==> flow/design.v <==
`timescale 1ns / 1ps
module key_debounce #(  
   parameter	DELAY_TIME = 250_000  
)(
		input wire	clk,		
		input wire  rstn,
		input wire	key_in,		
		output reg 	press_on			
);
reg		key_in_r0;		
reg		key_in_r1;		
reg 		key_in_nedge;		
reg	[$clog2(DELAY_TIME)-1:0]delay_cnt;		
reg		delay_flag;		 
always @(posedge clk or negedge rstn)
begin
    if(rstn == 1'b0) begin
        key_in_r0 <= 1'b0	;	
        key_in_r1 <= 1'b0	;	
    end
    else begin
       key_in_r0 <= key_in;
	   key_in_r1 <= key_in_r0;
    end
end
always @(posedge clk or negedge rstn)
begin
    if(rstn == 1'b0) begin
        key_in_nedge <= 1'b0;               
    end
    else begin
        key_in_nedge <= ~key_in_r0 & key_in_r1;
    end 
end
always @(posedge clk or negedge rstn)
begin
    if(rstn == 1'b0) begin
        delay_cnt  <= 'd0;	
    end
    else begin
        if((delay_flag == 1) && (delay_cnt == DELAY_TIME - 1))
				delay_cnt <= 0;
        else if ((delay_flag == 1) && (delay_cnt < DELAY_TIME - 1))
            delay_cnt <= delay_cnt + 1;
        else  
				delay_cnt <= 0;
    end
end
always @(posedge clk or negedge rstn)
begin
    if(rstn == 1'b0) begin
	 delay_flag <= 1'b0;		 
    end
    else begin
        if(key_in_nedge) begin	 
				delay_flag <= 1'b1;	 
        end
        else if (delay_cnt == DELAY_TIME - 1) begin
            delay_flag <= 1'b0;
        end
        else
            delay_flag <= delay_flag;
    end
end
always @(posedge clk or negedge rstn)
begin
    if(rstn == 1'b0) begin
        press_on <= 1'b0;
    end
    else begin
        if((delay_cnt == DELAY_TIME - 1) && (delay_flag == 1'b1)) begin		 
		    press_on <= 1'b1;
        end
        else begin
            press_on <= 1'b0;
        end
    end
end
endmodule
`timescale 1ns / 1ps
module Display(
    input	wire	clk,   
    input   wire  rstn,
    input	wire	[3:0]  sw_in,  
    input   wire  [2:0]  press_on,
    output	wire	[1:0]  reg_ab, 
    output  wire  [7:0]  led_time,
    output	wire 	[3:0]  seg_data_1, 
	 output	wire 	[3:0]  seg_data_2 
    );
localparam COUNT_1S = 12048;  
localparam Quarter_Time = 60; 	 
localparam Quarter_Time_rest = 10;	 
wire clk1h;
reg [13:0] counter ; 
reg [13:0] Qcounter ;
reg [6:0] scorer_A ; 
reg [6:0] scorer_B ; 
reg [6:0] Quarter_Time_Down ;	 
reg [2:0] Quarter_Time_rest_Down ;  
reg [4:0] AttackT_A ; 
reg [4:0] AttackT_B; 
reg [1:0] reg_ab_reg;
reg [7:0] led_time_reg ;
reg [3:0] seg_data_1_reg;
reg [3:0] seg_data_2_reg;
reg [1:0] DownCNT;	 
reg [6:0] countA_1;	 
reg [6:0] countA_2;	 
reg [6:0] countA_3;	 
reg [6:0] countB_1;	 
reg [6:0] countB_2;	 
reg [6:0] countB_3;	 
always @(posedge clk or negedge rstn)
begin
    if(rstn == 1'b0) begin	 
       led_time_reg <= 8'b0000_0000; 
       Qcounter <= 'd0; 
	    Quarter_Time_Down <= Quarter_Time;	
		 Quarter_Time_rest_Down <= Quarter_Time_rest;
	    DownCNT <= 'd0;
    end
    else begin
        if(Qcounter == COUNT_1S - 1) begin  
            Qcounter <= 'd0;
				if(Quarter_Time_Down == 0) begin        
						if(DownCNT == 2'd3) begin
						   DownCNT <= 2'd3;
							Quarter_Time_Down <=  0;
							Quarter_Time_rest_Down <= 0;
							led_time_reg <= {led_time_reg[5:0],1'b1,1'b1}; 
						end
						else begin
							if(Quarter_Time_rest_Down == 0)begin
								DownCNT <= DownCNT + 1'b1;
								Quarter_Time_Down <=  Quarter_Time;
								Quarter_Time_rest_Down <= Quarter_Time_rest;
								led_time_reg <= {led_time_reg[5:0],1'b1,1'b1}; 
							end
							else begin
								Quarter_Time_rest_Down <= Quarter_Time_rest_Down -1'b1;
							end
						end
				 end
				 else begin
					 Quarter_Time_Down <= Quarter_Time_Down - 1'b1;
				 end
        end
        else begin
           Qcounter <= Qcounter + 1; 
        end 
    end
end 
always @(posedge clk or negedge rstn)
begin
    if(rstn == 1'b0) begin
        scorer_A <= 'd0; 
        scorer_B <= 'd0; 
		  countA_1 <= 'd0;countA_2 <= 'd0;countA_3 <= 'd0;
		  countB_1 <= 'd0;countB_2 <= 'd0;countB_3 <= 'd0;
	 end
    else begin
        case(sw_in[3:1])
            3'b011:begin  
              case(press_on)  
                3'b001: begin
                    scorer_A <= scorer_A + 1;
						  countA_1 <= countA_1 + 1;
                end 
                3'b010: begin
                    scorer_A <= scorer_A + 2;
						  countA_2 <= countA_2 + 1;
                end 
                3'b100: begin
                    scorer_A <= scorer_A + 3;
						  countA_3 <= countA_3 + 1;
					 end
                default:begin
                    scorer_A <= scorer_A; 
                end
              endcase  
            end
            3'b111:begin  
               case(press_on)
                3'b001: begin
                    scorer_B <= scorer_B + 1;
						  countB_1 <= countB_1 + 1;
                end 
                3'b010: begin
                    scorer_B <= scorer_B + 2;
						  countB_2 <= countB_2 + 1;
                end 
                3'b100: begin
                    scorer_B <= scorer_B + 3;
						  countB_3 <= countB_3 + 1;
                end
                default:begin
                    scorer_B <= scorer_B; 
                end
              endcase     
            end			 
            default:begin
                scorer_A <= scorer_A; 
                scorer_B <= scorer_B; 
            end
        endcase
    end
end
always @(posedge clk or negedge rstn)
begin
    if(rstn == 1'b0) begin
        AttackT_A <= 5'd24;
        AttackT_B <= 5'd24;
        counter <=  'd0;
    end
    else begin
        case(sw_in[3:1])
		3'b000:begin    
              if(sw_in[0] == 1'b1) begin 
                    if(counter == COUNT_1S - 1) begin  
                            counter <= 'd0;
									 if(AttackT_A == 0) begin  
                                AttackT_A <= 0 ;
                            end
                            else begin
                               AttackT_A <= AttackT_A - 1'b1;
                            end
                    end
                    else begin
                       counter <= counter + 1;
                    end
             end
             else begin   
                counter <= counter;
             end   
		end
		3'b001:begin  
              if(sw_in[0] == 1'b1) begin  
                    if(counter == COUNT_1S - 1) begin  
                            counter <= 'd0;
                            if(AttackT_B == 0) begin 
                                AttackT_B <= 0 ;
                            end
                            else begin
                               AttackT_B <= AttackT_B - 1'b1;
                            end
                    end
                    else begin
                       counter <= counter + 1;
                    end
             end
             else begin   
                counter <= counter;
             end
		end
		3'b011:begin  
           counter <=  counter;
           AttackT_A <= AttackT_A;
		     AttackT_B <= AttackT_B;
		end
		3'b111:begin  
		     counter <=  counter;
           AttackT_A <= AttackT_A;
		     AttackT_B <= AttackT_B;
		end	
		default:begin
            counter <=  'd0;
            AttackT_A <= 5'd24;
		      AttackT_B <= 5'd24;
	    end
	   endcase
    end
end
always @(posedge clk or negedge rstn)
begin
    if(rstn == 1'b0) begin
		  seg_data_1_reg <= 4'd16; 
        seg_data_2_reg <= 4'd16;
		  reg_ab_reg <= 2'b11;
    end
    else begin
        case(sw_in[3:1])
		3'b000:begin    
            seg_data_2_reg <= AttackT_A%10; 
            seg_data_1_reg <= AttackT_A/10; 
			reg_ab_reg <= 2'b10;
		end
		3'b001:begin  
            seg_data_2_reg <= AttackT_B%10;
            seg_data_1_reg <= AttackT_B/10;
			reg_ab_reg <= 2'b01;
		end
		3'b011:begin  
            seg_data_2_reg <= scorer_A%10;
            seg_data_1_reg <= scorer_A/10;
			reg_ab_reg <= 2'b10;
		end
		3'b111:begin  
				seg_data_2_reg <= scorer_B%10;
				seg_data_1_reg <= scorer_B/10;
		   reg_ab_reg <= 2'b01;
		end			 
		3'b110:begin   
				if(Quarter_Time_Down == 0)begin
					seg_data_2_reg <= Quarter_Time_rest_Down%10;
					seg_data_1_reg <= Quarter_Time_rest_Down/10;end
				else begin
					seg_data_2_reg <= Quarter_Time_Down%10;
					seg_data_1_reg <= Quarter_Time_Down/10;end
		    reg_ab_reg <= 2'b00;
		end
		3'b100:begin   
            if(scorer_A > scorer_B) begin
					seg_data_2_reg <= 4'd10;   
					seg_data_1_reg <= scorer_A-scorer_B;   
					reg_ab_reg <= 2'b10;
			   end
				else if(scorer_A < scorer_B) begin
					seg_data_2_reg <= 4'd11;   
					seg_data_1_reg <= scorer_B-scorer_A;   
					reg_ab_reg <= 2'b01;
			   end 
				else begin	 
					seg_data_2_reg <= 4'd00;  
					seg_data_1_reg <= 4'd00;   
					reg_ab_reg <= 2'b00;
				end
		end
	   3'b010:begin
		case(press_on)	 
				3'b001:begin
					seg_data_2_reg <= countA_1%10;
					seg_data_1_reg <= countA_1/10;end
				3'b010:begin
					seg_data_2_reg <= countA_2%10;
					seg_data_1_reg <= countA_2/10;end
				3'b100:begin
					seg_data_2_reg <= countA_3%10;
					seg_data_1_reg <= countA_3/10;end
				endcase
		end
		3'b101:begin
				case(press_on)
				3'b001:begin
					seg_data_2_reg <= countB_1%10;
					seg_data_1_reg <= countB_1/10;end
				3'b010:begin
					seg_data_2_reg <= countB_2%10;
					seg_data_1_reg <= countB_2/10;end
				3'b100:begin
					seg_data_2_reg <= countB_3%10;
					seg_data_1_reg <= countB_3/10;end
				endcase
		end
		default:begin  
			seg_data_2_reg <= 4'd16;
			seg_data_1_reg <= 4'd16;
			reg_ab_reg <= 2'b11;
	    end
	endcase
    end
end    
assign reg_ab = reg_ab_reg;  
assign led_time = led_time_reg;
assign seg_data_1 = seg_data_1_reg;
assign seg_data_2 = seg_data_2_reg;
endmodule
`timescale 1ns / 1ps
module segment(
    input  [3:0] seg_data_1,
    input  [3:0] seg_data_2,
    output [8:0] seg_led_1,
    output [8:0] seg_led_2
);
function [8:0] seg;
    input [3:0] d;
    begin
        case (d)
            4'd0:  seg = 9'h3f;
            4'd1:  seg = 9'h06;
            4'd2:  seg = 9'h5b;
            4'd3:  seg = 9'h4f;
            4'd4:  seg = 9'h66;
            4'd5:  seg = 9'h6d;
            4'd6:  seg = 9'h7d;
            4'd7:  seg = 9'h07;
            4'd8:  seg = 9'h7f;
            4'd9:  seg = 9'h6f;
            4'd10: seg = 9'h77;  
            4'd11: seg = 9'h7c;  
            4'd12: seg = 9'h39;
            4'd13: seg = 9'h5e;
            4'd14: seg = 9'h79;
            default: seg = 9'h71;
        endcase
    end
endfunction
assign seg_led_1 = seg(seg_data_1);
assign seg_led_2 = seg(seg_data_2);
endmodule
`timescale 1ns / 1ps
module BallCompetition(
    input	wire clk,					 
    input   wire rstn,					 
    input	wire	[3:0]  sw_in,  	 
    input   wire  [2:0]  key_in,		 
    output	wire	[1:0]  reg_ab,  	 
    output  wire  [7:0]  led_time,	 
    output  [8:0]  seg_led_1,			 
	 output  [8:0]  seg_led_2			 
);
	localparam DelayTime = 250;   
   wire [2:0]	press_on;				 
	wire [3:0] seg_data_1;				 
	wire [3:0] seg_data_2;				 
    key_debounce	 
    #(.DELAY_TIME  (DelayTime))  
    key0
    (
		.clk(clk),		            
      .rstn(rstn),
      .key_in(key_in[0]),		
      .press_on(press_on[0])	       
    );
    key_debounce
    #(.DELAY_TIME  (DelayTime))  
    key1
    (
      .clk(clk),		           
      .rstn(rstn),
      .key_in(key_in[1]),		
      .press_on(press_on[1])	       
    );
    key_debounce
    #(.DELAY_TIME  (DelayTime))  
    key2
    (
      .clk(clk),		            
      .rstn(rstn),
      .key_in(key_in[2]),		
      .press_on(press_on[2])	      
    ); 
    Display u_Display(
      .clk(clk),  
      .rstn(rstn),
      .sw_in(sw_in),  
      .press_on(press_on),
      .reg_ab(reg_ab), 
      .led_time(led_time),
      .seg_data_1(seg_data_1),  
      .seg_data_2(seg_data_2)      
    );
    segment u_segment(
   .seg_data_1  (seg_data_1),	
	.seg_data_2  (seg_data_2),		
	.seg_led_1   (seg_led_1),		
	.seg_led_2	 (seg_led_2)
    );
endmodule
---- From RTL to reports: BallCompetition ----
Tool output for the design above, in the order of the flow.
Line numbers count from 1 in the design file above.
Library cell names are shortened.
A cell with n/a has no value.
inputs
  top ..................................... BallCompetition
  clock input ............................. clk
  standard-cell library ................... sky130hd
  library corner .......................... tt_025C_1v80

---- After elaboration ----
Source: Yosys, flattened and elaborated, memories not mapped. Widths are those after wreduce. Registers that Yosys merges into a memory's read port (data or address) are not register bits. Print and check cells do not count. Equal cells are merged and count once.
Memory sizes are those after Yosys's memory passes, which may raise the word count (mostly to a power of two), join words into wider ones and drop unused or constant bits.
storage and ports
  register bits ........................... 163
  bits in latches ......................... 0
  bits in writable memories ............... 0
  ROM bits ................................ 224
  word width x clocked read ports ......... 0
  memory cells ............................ 2
  output and inout bits ................... 28
  word-level cells ........................ 217
memories
  name              words  bits a word  read ports  write ports  RTL line  RTL
  (name not given)  16     7            1           0            378       case (d)
  (name not given)  16     7            1           0            378
cells by class
  add/subtract/negate cells ............... 24
  multiply operators ...................... 0
  divide/modulo/power cells ............... 24
  magnitude comparators ................... 5
  equality and inequality tests ........... 24
  shift operators ......................... 0
  muxes and demuxes ....................... 53
  bitwise operators ....................... 9
  reductions and logical operators ........ 39
operators with widths
  kind                                                                      count
  7-bit by 4-bit divider with 32-bit output (second input constant)         9
  7-bit by 4-bit remainder unit with 32-bit output (second input constant)  9
  5-bit by 4-bit divider with 32-bit output (second input constant)         2
  5-bit by 4-bit remainder unit with 32-bit output (second input constant)  2
  3-bit by 4-bit divider with 32-bit output (second input constant)         1
  3-bit by 4-bit remainder unit with 32-bit output (second input constant)  1
  4-bit case mux with 8-bit select                                          2
  8-bit 2-to-1 mux                                                          8
  7-bit by 1-bit adder with 7-bit output (second input constant)            8
  4-bit case mux with 3-bit select                                          4
  7-bit case mux with 3-bit select                                          2
  14-bit 2-to-1 mux                                                         3
  5-bit 2-to-1 mux                                                          6
  14-bit by 1-bit adder with 14-bit output (second input constant)          2
  14-bit equality test (second input constant)                              2
  7-bit by 2-bit adder with 7-bit output (second input constant)            4
  14-bit case mux with 2-bit select                                         1
  8-bit by 1-bit adder with 8-bit output (second input constant)            3
  8-bit < comparator (second input constant)                                3
  8-bit equality test (second input constant)                               3
  4-bit 2-to-1 mux                                                          6
  2-bit AND reduction                                                       11
  7-bit 2-to-1 mux                                                          3
  5-bit case mux with 2-bit select                                          2
  3-bit equality test (second input constant)                               5
  3-bit AND reduction                                                       4
  5-bit by 1-bit subtractor with 5-bit output (second input constant)       2
  5-bit logical NOT                                                         2
Not listed: further kinds 28, cells in them 68.

---- Logic depth ----
Yosys ltp: most cells in a row. Word level: on the elaborated netlist, between registers, memories and ports. Mapped: between sequential cells and ports; inverters and the memories' decode and read muxes count.
logic depth
  word-level depth ........................ 5
  ABC_AREA ................................ 0
  mapped depth ............................ 30
  depth with buffers taken out ............ 26

---- Synthesis result ----
The flow's flattened synthesis, as Yosys stat reports it; memories are mapped. The netlist is that of the ABC_AREA named above (0 if unset); the other value can give another one.
Totals and module areas in this step are rounded.
mapped netlist
  standard cells after synthesis .......... 1266
  chip area (Yosys) ....................... 11000 um^2
  sequential area ......................... 3990 um^2
  mapped flip-flops ....................... 159
  buffer cells ............................ 54
cell types
  cell      count  area in all (um^2)
  dfrtp_1   148    3.7E+03
  ha_1      59     738.208
  nor2_1    127    476.707
  nand2_1   115    431.664
  xnor2_1   49     429.162
  o21ai_0   80     400.384
  a21oi_1   72     360.346
  dfstp_2   11     289.027
  xor2_1    30     262.752
  inv_1     59     221.462
  nor3_1    43     215.206
  nand3_1   42     210.202
  mux2_2    16     180.173
  nand4_1   27     168.912
  and3_1    26     162.656
  nor2b_1   17     106.352
  a221oi_1  12     105.101
  a31oi_1   16     100.096
Not listed: further types 76, cells in them 317.
The figures by module come from a second, unflattened synthesis with its own total; it is not the netlist above.
second synthesis, totals
  cell total of the unflattened synthesis .. 1261
  area (unflattened synthesis) ............ 11200 um^2
Each row is one instance without its submodules.
by module
  module                          times used  cells  area (um^2)  seq. area (um^2)
  Display                         1           1031   8880         3020
  key_debounce #(DELAY_TIME=250)  3           53     584          325
  segment                         1           71     536          0.0
  BallCompetition                 1           0      0.0          0.0

---- Timing after synthesis ----
OpenSTA on the mapped netlist: ideal clock, no wires. The path of least setup slack (recovery checks aside). Input and output delay are each 20% of the period. Register names are those of the netlist, which keeps one name where synthesis merged equal registers.
timing post-synthesis
  path kind ............................... input to register
  start ................................... input sw_in[3]
  end ..................................... register u_Display.seg_data_1_reg[0]
  clock period ............................ 10.0 ns
  input delay ............................. 2.000 ns
  arrival ................................. 6.707 ns
  path slack .............................. 3.211 ns
  path delay .............................. 4.789 ns
  stages .................................. 30
  buffers on the path ..................... 5
  period reached after synthesis .......... 6.789 ns
"path delay" is the arrival time less input delay plus setup time.
"stages": output pins that drive a net of the path, with the launching flip-flop's if there is one; two outputs of one cell count as two.
"period reached after synthesis" is the clock period less the worst setup slack; recovery checks do not enter. This is arithmetic on one report: input and output delays are still those of the set period (20% each).
Between the ends stands the longest chain of elaborated cells between them, by number of cells; it is not shown to be the way that was timed. Of several equally long chains one is given.
A line is the first line of the expression or statement that the cell stems from. Yosys adds cells for indexed reads and writes and turns some case tables into memories.
At most two assigning lines are given for a register; there are more.
on the way, post-synthesis
  cells stage by stage .................... buf_2 -> buf_2 -> buf_2 -> buf_2 -> buf_1 -> a21oi_1 -> a21oi_1 -> o21ai_0 -> o2111ai_1 -> a221o_1 -> inv_1 -> ha_1 -> inv_1 -> a21oi_1 -> o31ai_1 -> nor4_4 -> a211o_1 -> and2_1 -> nor2_1 -> nor2_1 -> nor2_1 -> nor2_1 -> a21oi_1 -> ha_1 -> nand2_1 -> or3_1 -> a211o_1 -> a31oi_1 -> mux2_2 -> a31oi_1
  cells in the longest elaborated chain ... 3
  elaborated cells on any way between the ends .. 13
  those cells by class .................... 9 x eq/ne; 1 x mux; 3 x reduce/logical
RTL lines, path post-synthesis
  item                                      RTL line  RTL
  from (decl)                               405       input wire [3:0] sw_in,
  3-bit equality test                       282       case(sw_in[3:1])
  4-bit by 1-bit != test with 1-bit output  n/a
  3-bit AND reduction                       n/a
  to (assign)                               285       seg_data_1_reg <= AttackT_A/10;
  to (assign)                               290       seg_data_1_reg <= AttackT_B/10;
  to (decl)                                 105       reg [3:0] seg_data_1_reg;

---- Timing after layout ----
Path of least setup slack in the final report of run B (OpenROAD, finished layout, wires in). Where an end is a register, its clock arrival counts in the times.
timing after layout
  path kind ............................... input to register
  start ................................... input sw_in[2]
  end ..................................... register u_Display.seg_data_1_reg[0]
  clock period ............................ 10.0 ns
  input delay ............................. 2.00 ns
  arrival ................................. 8.05 ns
  path slack .............................. 2.30 ns
  stages .................................. 25
  buffers on the path ..................... 1
Between the ends stands the longest chain of elaborated cells between them, by number of cells; it is not shown to be the way that was timed. Of several equally long chains one is given.
At most two assigning lines are given for a register; there are more.
on the way, after layout
  cells stage by stage .................... clkdlybuf4s50_1 -> or3b_1 -> nor2_1 -> a22o_1 -> a221o_1 -> inv_1 -> ha_1 -> inv_1 -> a21oi_1 -> o31ai_1 -> nor4_4 -> a211o_1 -> and2_1 -> nor2_1 -> nor2_1 -> nor2_1 -> nor2_1 -> a21oi_1 -> ha_1 -> nand2_1 -> or3_1 -> a211o_1 -> a31oi_1 -> mux2_2 -> a31oi_1
  cells in the longest elaborated chain ... 3
  elaborated cells on any way between the ends .. 13
  those cells by class .................... 9 x eq/ne; 1 x mux; 3 x reduce/logical
RTL lines, path after layout
  item                                      RTL line  RTL
  from (decl)                               405       input wire [3:0] sw_in,
  3-bit equality test                       282       case(sw_in[3:1])
  4-bit by 1-bit != test with 1-bit output  n/a
  3-bit AND reduction                       n/a
  to (assign)                               285       seg_data_1_reg <= AttackT_A/10;
  to (assign)                               290       seg_data_1_reg <= AttackT_B/10;
  to (decl)                                 105       reg [3:0] seg_data_1_reg;

Memo
Re: implementation data of BallCompetition

Design BallCompetition on sky130hd. What follows are 3 stored runs of the flow, each under its own settings; their order means nothing. The constraints put input and output delay at 20% of the set period each and load the outputs with 0.01 pF.
"critical path time" is the time allowed to the run's worst setup path (the clock period less input and output delay, where it has them) less its slack. Clock arrival times count: a late capture clock shortens it, a late launch clock lengthens it.
"total power of the final layout" is the tool's figure for a default switching activity; nothing was simulated.
Measured values are rounded.

---- run A ----
settings
  ABC_AREA = 1
  CELL_PAD_IN_SITES_DETAIL_PLACEMENT = 1
  CORE_ASPECT_RATIO = 1.08
  CORE_MARGIN = 10
  CORE_UTILIZATION = 69
  CTS_CLUSTER_DIAMETER = 86
  CTS_CLUSTER_SIZE = 15
  GPL_TIMING_DRIVEN = 0
  MAX_ROUTING_LAYER = met5
  PLACE_DENSITY_LB_ADDON = 0.01
  SETUP_SLACK_MARGIN = 0.34
  TNS_END_PERCENT = 30
  period_ns = 4.86
  CAP_MARGIN = 20
  SLEW_MARGIN = 20
results
  no final report: placement broke off with DPL-0033

---- run B ----
settings
  CORE_UTILIZATION = 40
  period_ns = 10.0
  CAP_MARGIN = 20
  CORE_MARGIN = 2
  SLEW_MARGIN = 20
results
  chip area after synthesis (Yosys) ....... 11000 um^2
  full die area ........................... 28900 um^2
  final utilization ....................... 0.45
  setup slack of the worst path ........... 2.30 ns
  total power of the final layout ......... 0.00182 W
  critical path time ...................... 5.70 ns
  kind of the worst setup path ............ input to register

---- run C ----
settings
  CAP_MARGIN = 15
  CELL_PAD_IN_SITES_DETAIL_PLACEMENT = 2
  CELL_PAD_IN_SITES_GLOBAL_PLACEMENT = 0
  CORE_MARGIN = 10
  CORE_UTILIZATION = 70
  GPL_TIMING_DRIVEN = 1
  HOLD_SLACK_MARGIN = -0.07
  MAX_ROUTING_LAYER = met4
  PLACE_DENSITY_LB_ADDON = 0.17
  period_ns = 5.31
  SLEW_MARGIN = 20
results
  no final report: placement broke off with DPL-0033
